==> flow/design.v <==
`timescale 1ns / 1ps
module clock(clk, reset, freq, clk_en);
	input clk;
	input reset;
	input [31:0] freq;
	output clk_en;
	reg clk_temp;
	reg [26:0] counter;
	wire [26:0]	cycles;
	assign clk_en = clk_temp;
	assign cycles = (100000000 / freq) - 1;
	always @ (posedge clk) begin
		if (reset) begin
			counter <= 0;
			clk_temp <= 0;
		end
		else begin
		counter <= counter + 1;
		if (counter == cycles) begin
			clk_temp <= 1;
			counter <= 0;
		end
		else
			clk_temp <= 0;
		end
	end
endmodule
`timescale 1ns / 1ps
module hvsync_generator(clk, reset, en, vga_h_sync, vga_v_sync, inDisplayArea, CounterX, CounterY);
input clk;
input reset;
input en;
output vga_h_sync, vga_v_sync;
output reg inDisplayArea;
output [9:0] CounterX;
output [9:0] CounterY;
reg [9:0] CountX;
reg [9:0] CountY;
assign CounterX = PixelX;
assign CounterY = PixelY;
reg [9:0] PixelX;
reg [9:0] PixelY;
parameter CountXmaxed = 799;  
parameter CountYmaxed = 524;  
parameter hpulse = 96; 	 
parameter vpulse = 2; 	 
parameter hbp = 144; 	 
parameter hfp = 784; 	 
parameter vbp = 35; 		 
parameter vfp = 515; 	 
always @(posedge clk)
	if (reset) begin
		CountX <= 0;
		CountY <= 0;
	end
	else if (en)
	if(CountX < CountXmaxed)
		CountX <= CountX + 1;
	else 	
	begin
		CountX <= 0;
		if (CountY < CountYmaxed)
			CountY <= CountY + 1;
		else
			CountY <= 0;
	end
assign vga_h_sync = (CountX < hpulse) ? 0:1;
assign vga_v_sync = (CountY < vpulse) ? 0:1;
always @(posedge clk)
	if (reset) begin
		inDisplayArea <= 0;
		PixelX <= 0;
		PixelY <= 0;
	end
	else if (en)
	if(CountX >= hbp && CountX < hfp && CountY >= vbp && CountY < vfp) begin
		inDisplayArea <= 1;
		PixelX <= CountX - hbp;
		PixelY <= CountY - vbp;
	end
	else begin
		inDisplayArea <= 0;
		PixelX <= 0;
		PixelY <= 0;
	end
endmodule
`timescale 1ns / 1ps
module pieces(encoding, PixelX, PixelY, display);
	input [41:0] encoding;
	input [9:0] PixelX;
	input [9:0] PixelY;
	output display;
	reg [5:0] coordinate;
	always @* begin
		coordinate <= ((PixelX-145) / 50) + 7 * ((PixelY-90) / 50);
	end
	assign display = encoding[coordinate];
endmodule
`timescale 1ns / 1ps
module finish(encoding, pos, done);
	input [41:0] encoding;
	input [5:0] pos;
	output reg done;
	always @* begin
		if (encoding[pos+1] && encoding[pos+2] && encoding[pos+3] && (pos%7 < 4))
			done <= 1;
		else if (encoding[pos-1] && encoding[pos+1] && encoding[pos+2] && (pos%7 < 5) && (pos%7 > 0))
			done <= 1;
		else if (encoding[pos-2] && encoding[pos-1] && encoding[pos+1] && (pos%7 < 6) && (pos%7 > 1))
			done <= 1;
		else if (encoding[pos-3] && encoding[pos-2] && encoding[pos-1] && (pos%7 > 2))
			done <= 1;
		else if (encoding[pos+7] && encoding[pos+14] && encoding[pos+21] && (pos < 21))
			done <= 1;
		else if (encoding[pos+8] && encoding[pos+16] && encoding[pos+24] && (pos%7 < 4) && (pos < 21))
			done <= 1;
		else if (encoding[pos-8] && encoding[pos+8] && encoding[pos+16] && (pos%7 < 5) && (pos%7 > 0) && (pos < 28) && (pos > 6))
			done <= 1;
		else if (encoding[pos-16] && encoding[pos-8] && encoding[pos+8] && (pos%7 < 6) && (pos%7 > 1) && (pos < 35) && (pos > 13))
			done <= 1;
		else if (encoding[pos-24] && encoding[pos-16] && encoding[pos-8] && (pos%7 > 2) && (pos > 20))
			done <= 1;
		else if (encoding[pos+6] && encoding[pos+12] && encoding[pos+18] && (pos%7 > 2) && (pos < 21))
			done <= 1;
		else if (encoding[pos-6] && encoding[pos+6] && encoding[pos+12] && (pos%7 > 1) && (pos%7 < 6) && (pos < 28) && (pos > 6))
			done <= 1;
		else if (encoding[pos-12] && encoding[pos-6] && encoding[pos+6] && (pos%7 > 0) && (pos%7 < 5) && (pos < 35) && (pos > 13))
			done <= 1;
		else if (encoding[pos-18] && encoding[pos-12] && encoding[pos-6] && (pos%7 < 4) && (pos > 20))
			done <= 1;
		else 
			done <= 0;
	end
endmodule
`timescale 1ns / 1ps
module vga(clk, rst, reset, btnL, btnR, btnD, vga_h_sync, vga_v_sync, vga_R, vga_G, vga_B);
	input clk, rst, reset, btnL, btnR, btnD;
	output vga_h_sync, vga_v_sync;
	output [2:0] vga_R;
	output [2:0] vga_G;
	output [1:0] vga_B;
	wire inDisplayArea;
	wire [9:0] PixelX;
	wire [9:0] PixelY;
	wire clk_px;
	wire rDisplay, yDisplay, rFinish, yFinish;
	clock clkpx (.clk(clk), .reset(rst), .freq(25000000), .clk_en(clk_px));
	hvsync_generator syncgen(.clk(clk), .reset(rst), .en(clk_px), .vga_h_sync(vga_h_sync), .vga_v_sync(vga_v_sync), 
	.inDisplayArea(inDisplayArea), .CounterX(PixelX), .CounterY(PixelY));
	reg [41:0] red;
	reg [41:0] ylw;
	reg [3:0] col;
	reg [2:0] columnA;
	reg [2:0] columnB;
	reg [2:0] columnC;
	reg [2:0] columnD;
	reg [2:0] columnE;
	reg [2:0] columnF;
	reg [2:0] columnG;
	reg player;
	reg [5:0] coordinate;
	reg [5:0] prev_coordinate;
	reg [2:0] height;
	reg winner;
	reg rw;
	reg yw;
	pieces redpieces (.encoding(red_q), .PixelX(PixelX), .PixelY(PixelY), .display(rDisplay));
	pieces ylwpieces (.encoding(ylw_q), .PixelX(PixelX), .PixelY(PixelY), .display(yDisplay));
	finish rwins (.encoding(red_q), .pos(coordinate_q), .done(rFinish));
	finish ywins (.encoding(ylw_q), .pos(coordinate_q), .done(yFinish));
	reg [2:0] vga_R;
	reg [2:0] vga_G;
	reg [1:0] vga_B;
	always @(posedge clk) begin
		if (rst) begin
			vga_R = 3'b000;
			vga_G = 3'b000;
			vga_B = 2'b00;
		end
		else if(inDisplayArea) begin
			if (PixelX > 145 && PixelX < 495 && PixelY > 40 && PixelY < 90 &&
				(PixelX - 145 > col_q * 50) && (PixelX - 145 < (col_q+1) * 50)) begin
				if (player_q) begin
					vga_R = 3'b111;
					vga_G = 3'b000;
					vga_B = 2'b00;
				end
				else begin
					vga_R = 3'b111;
					vga_G = 3'b111;
					vga_B = 2'b00;
				end
			end
			else if (PixelX >= 145 && PixelX <= 495 && PixelY >= 90 && PixelY <= 390) begin
				if ((PixelX-45) % 50 == 0 || (PixelY-40) %50 == 0) begin
					vga_R = 3'b000;
					vga_G = 3'b000;
					vga_B = 2'b00;
				end
				else if (rDisplay) begin
					vga_R = 3'b111;
					vga_G = 3'b000;
					vga_B = 2'b00;
				end
				else if (yDisplay) begin
					vga_R = 3'b111;
					vga_G = 3'b111;
					vga_B = 2'b00;
				end
				else begin
					vga_R = 3'b000;
					vga_G = 3'b111;
					vga_B = 2'b11;
				end
			end
			else begin
				if (PixelX > 545 && PixelX < 595 && PixelY > 340 && PixelY < 390)
					if (rw_q) begin
						vga_R = 3'b111;
						vga_G = 3'b000;
						vga_B = 2'b00;
					end
					else if (yw_q) begin
						vga_R = 3'b111;
						vga_G = 3'b111;
						vga_B = 2'b00;
					end
					else begin
						vga_R = 3'b000;
						vga_G = 3'b111;
						vga_B = 2'b00;
					end
				else begin
					vga_R = 3'b111;
					vga_G = 3'b111;
					vga_B = 2'b11;
				end
			end
		end
		else begin
			vga_R = 3'b000;
			vga_G = 3'b000;
			vga_B = 2'b00;
		end
	end
	localparam DIV_BITS = 6;
	wire [DIV_BITS:0] clk_dv_inc;
	reg [DIV_BITS-1:0]  clk_dv;
   reg         clk_en;
   reg         clk_en_d;
   assign clk_dv_inc = clk_dv + 1;
   always @ (posedge clk) begin
		if (rst) begin
			clk_dv   <= 0;
			clk_en   <= 0;
			clk_en_d <= 0;
		end
		else begin
			clk_dv   <= clk_dv_inc[DIV_BITS-1:0];
			clk_en   <= clk_dv_inc[DIV_BITS];
			clk_en_d <= clk_en;
		end
	end
	reg [3:0]   step_reset;
	reg [3:0]	step_left;
	reg [3:0]	step_right;
	reg [3:0]	step_down;
   always @ (posedge clk)
		if (rst)
		begin
			step_reset <= 4'b0;
			step_left  <= 4'b0;
			step_right <= 4'b0;
			step_down  <= 4'b0;
		end
		else if (clk_en)
		begin
			step_reset[3:0]  <= {reset, step_reset[3:1]};
			step_left[3:0]  <= {btnL, step_left[3:1]};
			step_right[3:0]  <= {btnR, step_right[3:1]};
			step_down[3:0]  <= {btnD, step_down[3:1]};
		end
	reg [41:0] red_q;
	reg [41:0] ylw_q;
	reg [3:0] col_q;
	reg player_q;
	reg [5:0] coordinate_q;
	reg rw_q;
	reg yw_q;
	always @ (posedge clk) begin
		red = red_q;
		ylw = ylw_q;
		col = col_q;
		player = player_q;
		coordinate = coordinate_q;
		rw = rw_q;
		yw = yw_q;
		if (rst) begin
			red = 42'b0000111_0000000_0000000_0000000_0000000_0000000;
			ylw = 42'b0000000_0000111_0000000_0000000_0000000_0000000;
			col = 3;
			columnA = 2;
			columnB = 2;
			columnC = 2;
			columnD = 0;
			columnE = 0;
			columnF = 0;
			columnG = 0;
			player = 1;
			winner = 0;
			coordinate = 0;
			rw = 0;
			yw = 0;
		end
		else if(~step_reset[0] & step_reset[1] & step_reset[2] & clk_en_d) begin
			red = 42'b0;
			ylw = 42'b0;
			col = 3;
			columnA = 0;
			columnB = 0;
			columnC = 0;
			columnD = 0;
			columnE = 0;
			columnF = 0;
			columnG = 0;
			player = 1;
			winner = 0;
			coordinate = 0;
			rw = 0;
			yw = 0;
		end
		else if(~step_left[0] & step_left[1] & step_left[2] & clk_en_d) begin
			if (col == 0)
				col = 0;
			else
				col = col - 1;
		end
		else if(~step_right[0] & step_right[1] & step_right[2] & clk_en_d) begin
			if (col == 6)
				col = 6;
			else
				col = col + 1;
		end
		else if(~step_down[0] & step_down[1] & step_down[2] & clk_en_d) begin
			case (col)
				0 : height = columnA;
				1 : height = columnB;
				2 : height = columnC;
				3 : height = columnD;
				4 : height = columnE;
				5 : height = columnF;
				6 : height = columnG;
				default : height = 0;
			endcase
			if (height == 6)
				;
			else begin
				coordinate = col + 7*(5-height);
				if (player) begin
					red[coordinate] = 1;
				end
				else begin
					ylw[coordinate] = 1;
				end
				player = ~player;
				case (col)
					0 : columnA = height + 1;
					1 : columnB = height + 1;
					2 : columnC = height + 1;
					3 : columnD = height + 1;
					4 : columnE = height + 1;
					5 : columnF = height + 1;
					6 : columnG = height + 1;
					default : ;
				endcase
			end
			if (~winner) 
				if(rFinish && player) begin
					rw = 1;
					winner =1;
				end
				else if (yFinish && ~player) begin
					yw = 1;
					winner =1;
				end
		end
		red_q <= red;
		ylw_q <= ylw;
		col_q <= col;
		player_q <= player;
		coordinate_q <= coordinate;
		rw_q <= rw;
		yw_q <= yw;
	end
endmodule
From RTL to reports: vga
Tool output for the design above, in the order of the flow. Lines are those of the file above, counted from 1. Cell names lack the library's common part. Not given: -

Top module: vga. Clock input: clk. Cell library: sky130hd. Timing corner: tt_025C_1v80.

Word-level counts
Yosys after proc, flatten, opt, wreduce and memory -nomap, before mapping. Memory bits, and registers merged into a memory's read port (data or address), are not among the register bits. Print and check cells are not counted. Equal cells are merged and count once.

The entry for bits in registers reads 220. The figure for bits of input ports is 6. The figure for output and inout port bits is 10. For cells after elaboration the number is 471.

The entry for add/subtract/negate cells reads 38. Under multipliers stands 4. The entry for div/mod/pow operators reads 5. Under $lt $le $gt $ge stands 34. Under equality and inequality tests stands 12. Under shift-type cells stands 45. For mux-type cells the number is 103. Bitwise logic cells: 30. The figure for reduce/logical cells is 163.

Operators with widths (number): 42-bit by 8-bit variable part select with 1-bit output (24); 42-bit by 7-bit variable part select with 1-bit output (18); 32-bit by 6-bit divider with 32-bit output with constant B (2); 32-bit by 6-bit remainder unit with 32-bit output with constant B (2); 38-bit two-way mux (6); 31-bit two-way mux (6); 32-bit by 5-bit multiplier with 31-bit output with constant B (1); 1-bit logical AND (130); 3-bit by 32-bit multiplier with 6-bit output with constant A (1); 32-bit by 3-bit < comparator with 1-bit output with constant B (3); 6-bit by 3-bit remainder unit with 32-bit output with constant B (1); 42-bit AND (2); 42-bit bitwise OR (2); 42-bit by 6-bit variable part select with 1-bit output (2); 5-bit AND reduction (15); 32-bit by 1-bit greater-than comparator with 1-bit output with constant B (2); 32-bit zero test (2); 3-bit two-way mux (20); 10-bit < comparator with constant B (5); 2-bit two-way mux (23); 1-bit by 7-bit variable shift with 42-bit output with constant A (1); 42-bit inverter (1); 10-bit two-way mux (4); 1-bit two-way mux (39); 4-bit by 5-bit multiplier with 9-bit output with constant B (1); 32-bit by 10-bit greater-than comparator with 1-bit output (1); 32-bit by 2-bit greater-than comparator with 1-bit output with constant B (1); 32-bit < comparator (1).

Other operator kinds: 61; their cells: 118.

Logic depth
Yosys ltp: most cells in a row. Word level: on the elaborated netlist, between registers, memories and ports. Mapped: between sequential cells and ports; inverters and the memories' decode and read muxes count.

The entry for word-level depth reads 24. The entry for ABC_AREA reads 0. Under mapped depth stands 40. The entry for mapped depth without buffers reads 38.

After synthesis
Source: synth_stat.txt of the flow (Yosys; design flattened, memories mapped). It holds for the ABC_AREA given above (unset counts as 0); a run with the other value may have another netlist. The area totals of this step are shown rounded.

Cells by type: dfxtp_1 (number 215, area in all 4.3E+03 um2); mux4_2 (number 136, area in all 3.06E+03 um2); ha_1 (number 135, area in all 1689.12 um2); mux2i_1 (number 131, area in all 1.31E+03 um2); nor2_1 (number 344, area in all 1.29E+03 um2); a21oi_1 (number 237, area in all 1.19E+03 um2); nand2_1 (number 233, area in all 874.589 um2); xnor2_1 (number 96, area in all 840.806 um2); o21ai_0 (number 162, area in all 810.778 um2); xor2_1 (number 53, area in all 464.195 um2); mux2_2 (number 40, area in all 450.432 um2); clkbuf_1 (number 117, area in all 439.171 um2); inv_1 (number 92, area in all 345.331 um2); nand3_1 (number 63, area in all 315.302 um2); nor3_1 (number 63, area in all 315.302 um2); o211ai_1 (number 39, area in all 292.781 um2); nor2b_1 (number 39, area in all 243.984 um2); fa_1 (number 12, area in all 240.23 um2).

Not listed: further types 93, cells in them 606.

For cells in the netlist the number is 2813. For mapped area the number is 23130 um2. For sequential area the number is 4304 um2. The entry for flip-flop cells reads 215. The figure for buffers is 170.

The figures by module come from a second, unflattened synthesis with its own total; it is not the netlist above.

The figure for cells (unflattened synthesis) is 8570. For area (unflattened synthesis) the number is 63060 um2.

Each row is one instance without its submodules.

Modules: clock (times used 1, cells 5049, area 33320 um2, sequential area 560.5 um2); finish (times used 2, cells 615, area 5672 um2, sequential area 0.0 um2); vga (times used 1, cells 1246, area 10150 um2, sequential area 2923 um2); pieces (times used 2, cells 398, area 3034 um2, sequential area 0.0 um2); hvsync_generator (times used 1, cells 249, area 2177 um2, sequential area 820.8 um2).

Timing after synthesis
Source: OpenSTA report_checks on the synthesized netlist (no wires, ideal clock, input and output delay 20% of the period each), path of least setup slack; recovery checks are left aside. Register names are those of the netlist, which keeps one name where synthesis merged equal registers.

Path kind: flip-flop to flip-flop. From: register syncgen.PixelY[2]. To: register vga_B[0]. The figure for period is 10.0 ns. The figure for library setup time is 0.079 ns. Launch time at the first pin: 0.000 ns. The figure for data arrival time is 8.141 ns. Under data required time stands 9.921 ns. For setup slack the number is 1.780 ns. For path delay the number is 8.220 ns. Stages on the path: 31. For buffers on the path the number is 1. Under synthesis period reached stands 8.22 ns.

"path delay" is the arrival time less input delay plus setup time. "stages on the path" counts driving pins, that of a launching flip-flop among them; a cell with two outputs on the path counts twice. "synthesis period reached" is the clock period less the worst setup slack; recovery checks do not enter. This is arithmetic on one report: input and output delays are still those of the set period (20% each). Between the ends stands the longest chain of elaborated cells between them, by number of cells; it is not shown to be the way that was timed. Of several equally long chains one is given. A line is the first line of the expression or statement that the cell stems from. Yosys adds cells for indexed reads and writes and turns some case tables into memories. A register here has more assigning lines than the two given.

Cell sequence: dfxtp_1 > clkbuf_1 > inv_1 > ha_1 > nor2b_1 > o21ai_1 > xor2_1 > xnor2_1 > a31oi_1 > maj3_1 > o221ai_1 > a31oi_1 > a211oi_2 > a31oi_1 > xnor2_1 > nand2_1 > o21ba_2 > xnor2_1 > and3_1 > o31a_1 > fa_1 > fa_1 > fa_1 > xor2_1 > mux4_2 > o21ai_0 > o22ai_1 > a211oi_1 > and2_1 > o211ai_1 > a211oi_2. The figure for length of the longest elaborated chain is 9. For elaborated cells on any way between the ends the number is 30. For source lines of those cells the number is 8. Those cells by class: 3 x add/sub; 1 x mul; 2 x div; 6 x compare; 2 x shift; 5 x mux; 11 x reduce/logical.

RTL lines, path post-synthesis: start, declared (line 42) `reg [9:0] PixelY;`; start, assigned (line 73) `PixelY <= 0;`; start, assigned (line 79) `PixelY <= CountY - vbp;`; 10-bit by 7-bit subtractor with 11-bit output (line 95) `coordinate <= ((PixelX-145) / 50) + 7 * ((PixelY-90) / 50);`; 32-bit by 6-bit divider with 32-bit output (line 95); 3-bit by 32-bit multiplier with 6-bit output (line 95); 6-bit adder (line 95); 42-bit by 6-bit variable part select with 1-bit output (line 97) `assign display = encoding[coordinate];`; 2-bit two-way mux (line 205) `else if (yDisplay) begin`; 2-bit two-way mux (line 200) `else if (rDisplay) begin`; 2-bit two-way mux (line 195) `if ((PixelX-45) % 50 == 0 || (PixelY-40) %50 == 0) begin`; 2-bit two-way mux (line 194) `else if (PixelX >= 145 && PixelX <= 495 && PixelY >= 90 && PixelY <= 390) begin`; end, assigned (line 191) `vga_B = 2'b00;`; end, assigned (line 198) `vga_B = 2'b00;`; end, declared (line 141) `output [1:0] vga_B;`.

Timing after layout
Path of least setup slack in the final report of entry A (OpenROAD, finished layout, wires in). Where an end is a register, its clock arrival counts in the times.

Path kind: flip-flop to flip-flop. From: register syncgen.PixelY[1]. To: register vga_B[0]. The figure for period is 9.52 ns. The figure for library setup time is 0.07 ns. Launch time at the first pin: 0.55 ns. The figure for data arrival time is 8.78 ns. Under data required time stands 9.99 ns. For setup slack the number is 1.21 ns. Stages on the path: 32. For buffers on the path the number is 2.

Between the ends stands the longest chain of elaborated cells between them, by number of cells; it is not shown to be the way that was timed. Of several equally long chains one is given. A register here has more assigning lines than the two given.

Cell sequence: dfxtp_2 > inv_1 > ha_1 > nor2b_2 > o21ai_1 > xor2_2 > xnor2_2 > a31oi_2 > maj3_1 > o221ai_1 > a31oi_1 > a211oi_2 > buf_4 > a31oi_1 > xnor2_1 > nand2_1 > o21ba_2 > xnor2_1 > and3_1 > o31a_1 > fa_1 > fa_1 > fa_1 > xor2_1 > buf_4 > mux4_2 > mux2i_1 > nor2_1 > a211oi_2 > and2_1 > o211ai_1 > a211oi_2. The figure for length of the longest elaborated chain is 9. For elaborated cells on any way between the ends the number is 30. For source lines of those cells the number is 8. Those cells by class: 3 x add/sub; 1 x mul; 2 x div; 6 x compare; 2 x shift; 5 x mux; 11 x reduce/logical.

RTL lines, path post-layout: start, declared (line 42) `reg [9:0] PixelY;`; start, assigned (line 73) `PixelY <= 0;`; start, assigned (line 79) `PixelY <= CountY - vbp;`; 10-bit by 7-bit subtractor with 11-bit output (line 95) `coordinate <= ((PixelX-145) / 50) + 7 * ((PixelY-90) / 50);`; 32-bit by 6-bit divider with 32-bit output (line 95); 3-bit by 32-bit multiplier with 6-bit output (line 95); 6-bit adder (line 95); 42-bit by 6-bit variable part select with 1-bit output (line 97) `assign display = encoding[coordinate];`; 2-bit two-way mux (line 205) `else if (yDisplay) begin`; 2-bit two-way mux (line 200) `else if (rDisplay) begin`; 2-bit two-way mux (line 195) `if ((PixelX-45) % 50 == 0 || (PixelY-40) %50 == 0) begin`; 2-bit two-way mux (line 194) `else if (PixelX >= 145 && PixelX <= 495 && PixelY >= 90 && PixelY <= 390) begin`; end, assigned (line 191) `vga_B = 2'b00;`; end, assigned (line 198) `vga_B = 2'b00;`; end, declared (line 141) `output [1:0] vga_B;`.

FLOW RESULTS
============

Module vga, platform sky130hd: 3 stored runs of the flow (Yosys, OpenROAD) with differing settings, in no particular order. Input and output delays are each 20% of the period that was set; the output load is 0.01 pF. By "worst setup path time" is meant the share of the clock period that the worst setup path is allowed (20% is reserved at inputs, 20% at outputs), minus its slack. Clock arrival times at its registers enter into it. "total power after layout" is the tool's figure for a default switching activity; nothing was simulated. Results are given in rounded form.

Files of entry A:
==> flow/run.sh <==
#!/bin/bash
# the make line also repeats the synthesis and layout settings of config.mk as NAME=value (left out here)
make -C /OpenROAD-flow-scripts/flow DESIGN_CONFIG=/design/flow/config.mk WORK_HOME=/design/flow/orfs CLKGATE_MAP_FILE= finish
==> flow/config.mk <==
export PLATFORM = sky130hd
export DESIGN_NAME = vga
export DESIGN_NICKNAME = vga
export VERILOG_FILES = /design/flow/design.v
export SDC_FILE = /design/flow/constraint.sdc
export NUM_CORES = 4
export LEC_CHECK = 0
export CAP_MARGIN = 20
export CORE_MARGIN = 2
export CORE_UTILIZATION = 40
export SETUP_SLACK_MARGIN = 0.72
export SLEW_MARGIN = 20
==> flow/constraint.sdc <==
create_clock -name core_clock -period 9.52 [get_ports {clk}]
set_input_delay 1.9040 -clock core_clock [delete_from_list [all_inputs] [get_ports {clk}]]
set_output_delay 1.9040 -clock core_clock [all_outputs]
set_load 0.01 [all_outputs]

Results of entry A. The die outline area is 59760 um2. The total power after layout comes to 0.002039 W. The setup slack of the critical path is 1.214 ns. The worst setup path time reads 8.31 ns. Critical path kind: flip-flop to flip-flop. For the setup TNS the run shows 0.000 ns. The area of the synthesized netlist reads 23130 um2. The lowest hold slack comes to 0.444 ns. The utilization of the finished layout stands at 0.433.

Files of entry B:
==> flow/run.sh <==
#!/bin/bash
# the make line also repeats the synthesis and layout settings of config.mk as NAME=value (left out here)
make -C /OpenROAD-flow-scripts/flow DESIGN_CONFIG=/design/flow/config.mk WORK_HOME=/design/flow/orfs CLKGATE_MAP_FILE= finish
==> flow/config.mk <==
export PLATFORM = sky130hd
export DESIGN_NAME = vga
export DESIGN_NICKNAME = vga
export VERILOG_FILES = /design/flow/design.v
export SDC_FILE = /design/flow/constraint.sdc
export NUM_CORES = 4
export LEC_CHECK = 0
export CAP_MARGIN = 20
export CORE_MARGIN = 2
export CORE_UTILIZATION = 40
export SLEW_MARGIN = 20
==> flow/constraint.sdc <==
create_clock -name core_clock -period 10.0 [get_ports {clk}]
set_input_delay 2.0000 -clock core_clock [delete_from_list [all_inputs] [get_ports {clk}]]
set_output_delay 2.0000 -clock core_clock [all_outputs]
set_load 0.01 [all_outputs]

Results of entry B. The die outline area is 59760 um2. The total power after layout comes to 0.001823 W. The setup slack of the critical path is 0.691 ns. The worst setup path time reads 9.31 ns. Critical path kind: flip-flop to flip-flop. For the setup TNS the run shows 0.000 ns. The area of the synthesized netlist reads 23130 um2. The lowest hold slack comes to 0.438 ns. The utilization of the finished layout stands at 0.429.

Files of entry C:
==> flow/run.sh <==
#!/bin/bash
# the make line also repeats the synthesis and layout settings of config.mk as NAME=value (left out here)
make -C /OpenROAD-flow-scripts/flow DESIGN_CONFIG=/design/flow/config.mk WORK_HOME=/design/flow/orfs CLKGATE_MAP_FILE= finish
==> flow/config.mk <==
export PLATFORM = sky130hd
export DESIGN_NAME = vga
export DESIGN_NICKNAME = vga
export VERILOG_FILES = /design/flow/design.v
export SDC_FILE = /design/flow/constraint.sdc
export NUM_CORES = 4
export LEC_CHECK = 0
export ABC_AREA = 1
export CAP_MARGIN = 35
export CELL_PAD_IN_SITES_GLOBAL_PLACEMENT = 1
export CORE_ASPECT_RATIO = 1.74
export CORE_MARGIN = 2
export CORE_UTILIZATION = 50
export SETUP_SLACK_MARGIN = 1.13
export SLEW_MARGIN = 35
==> flow/constraint.sdc <==
create_clock -name core_clock -period 5.33 [get_ports {clk}]
set_input_delay 1.0660 -clock core_clock [delete_from_list [all_inputs] [get_ports {clk}]]
set_output_delay 1.0660 -clock core_clock [all_outputs]
set_load 0.01 [all_outputs]

Results of entry C. The die outline area is 46690 um2. The total power after layout comes to 0.003229 W. The setup slack of the critical path is -1.350 ns. The worst setup path time reads 6.68 ns. Critical path kind: flip-flop to flip-flop. For the setup TNS the run shows -3.924 ns. The area of the synthesized netlist reads 22460 um2. The lowest hold slack comes to 0.445 ns. The utilization of the finished layout stands at 0.648.
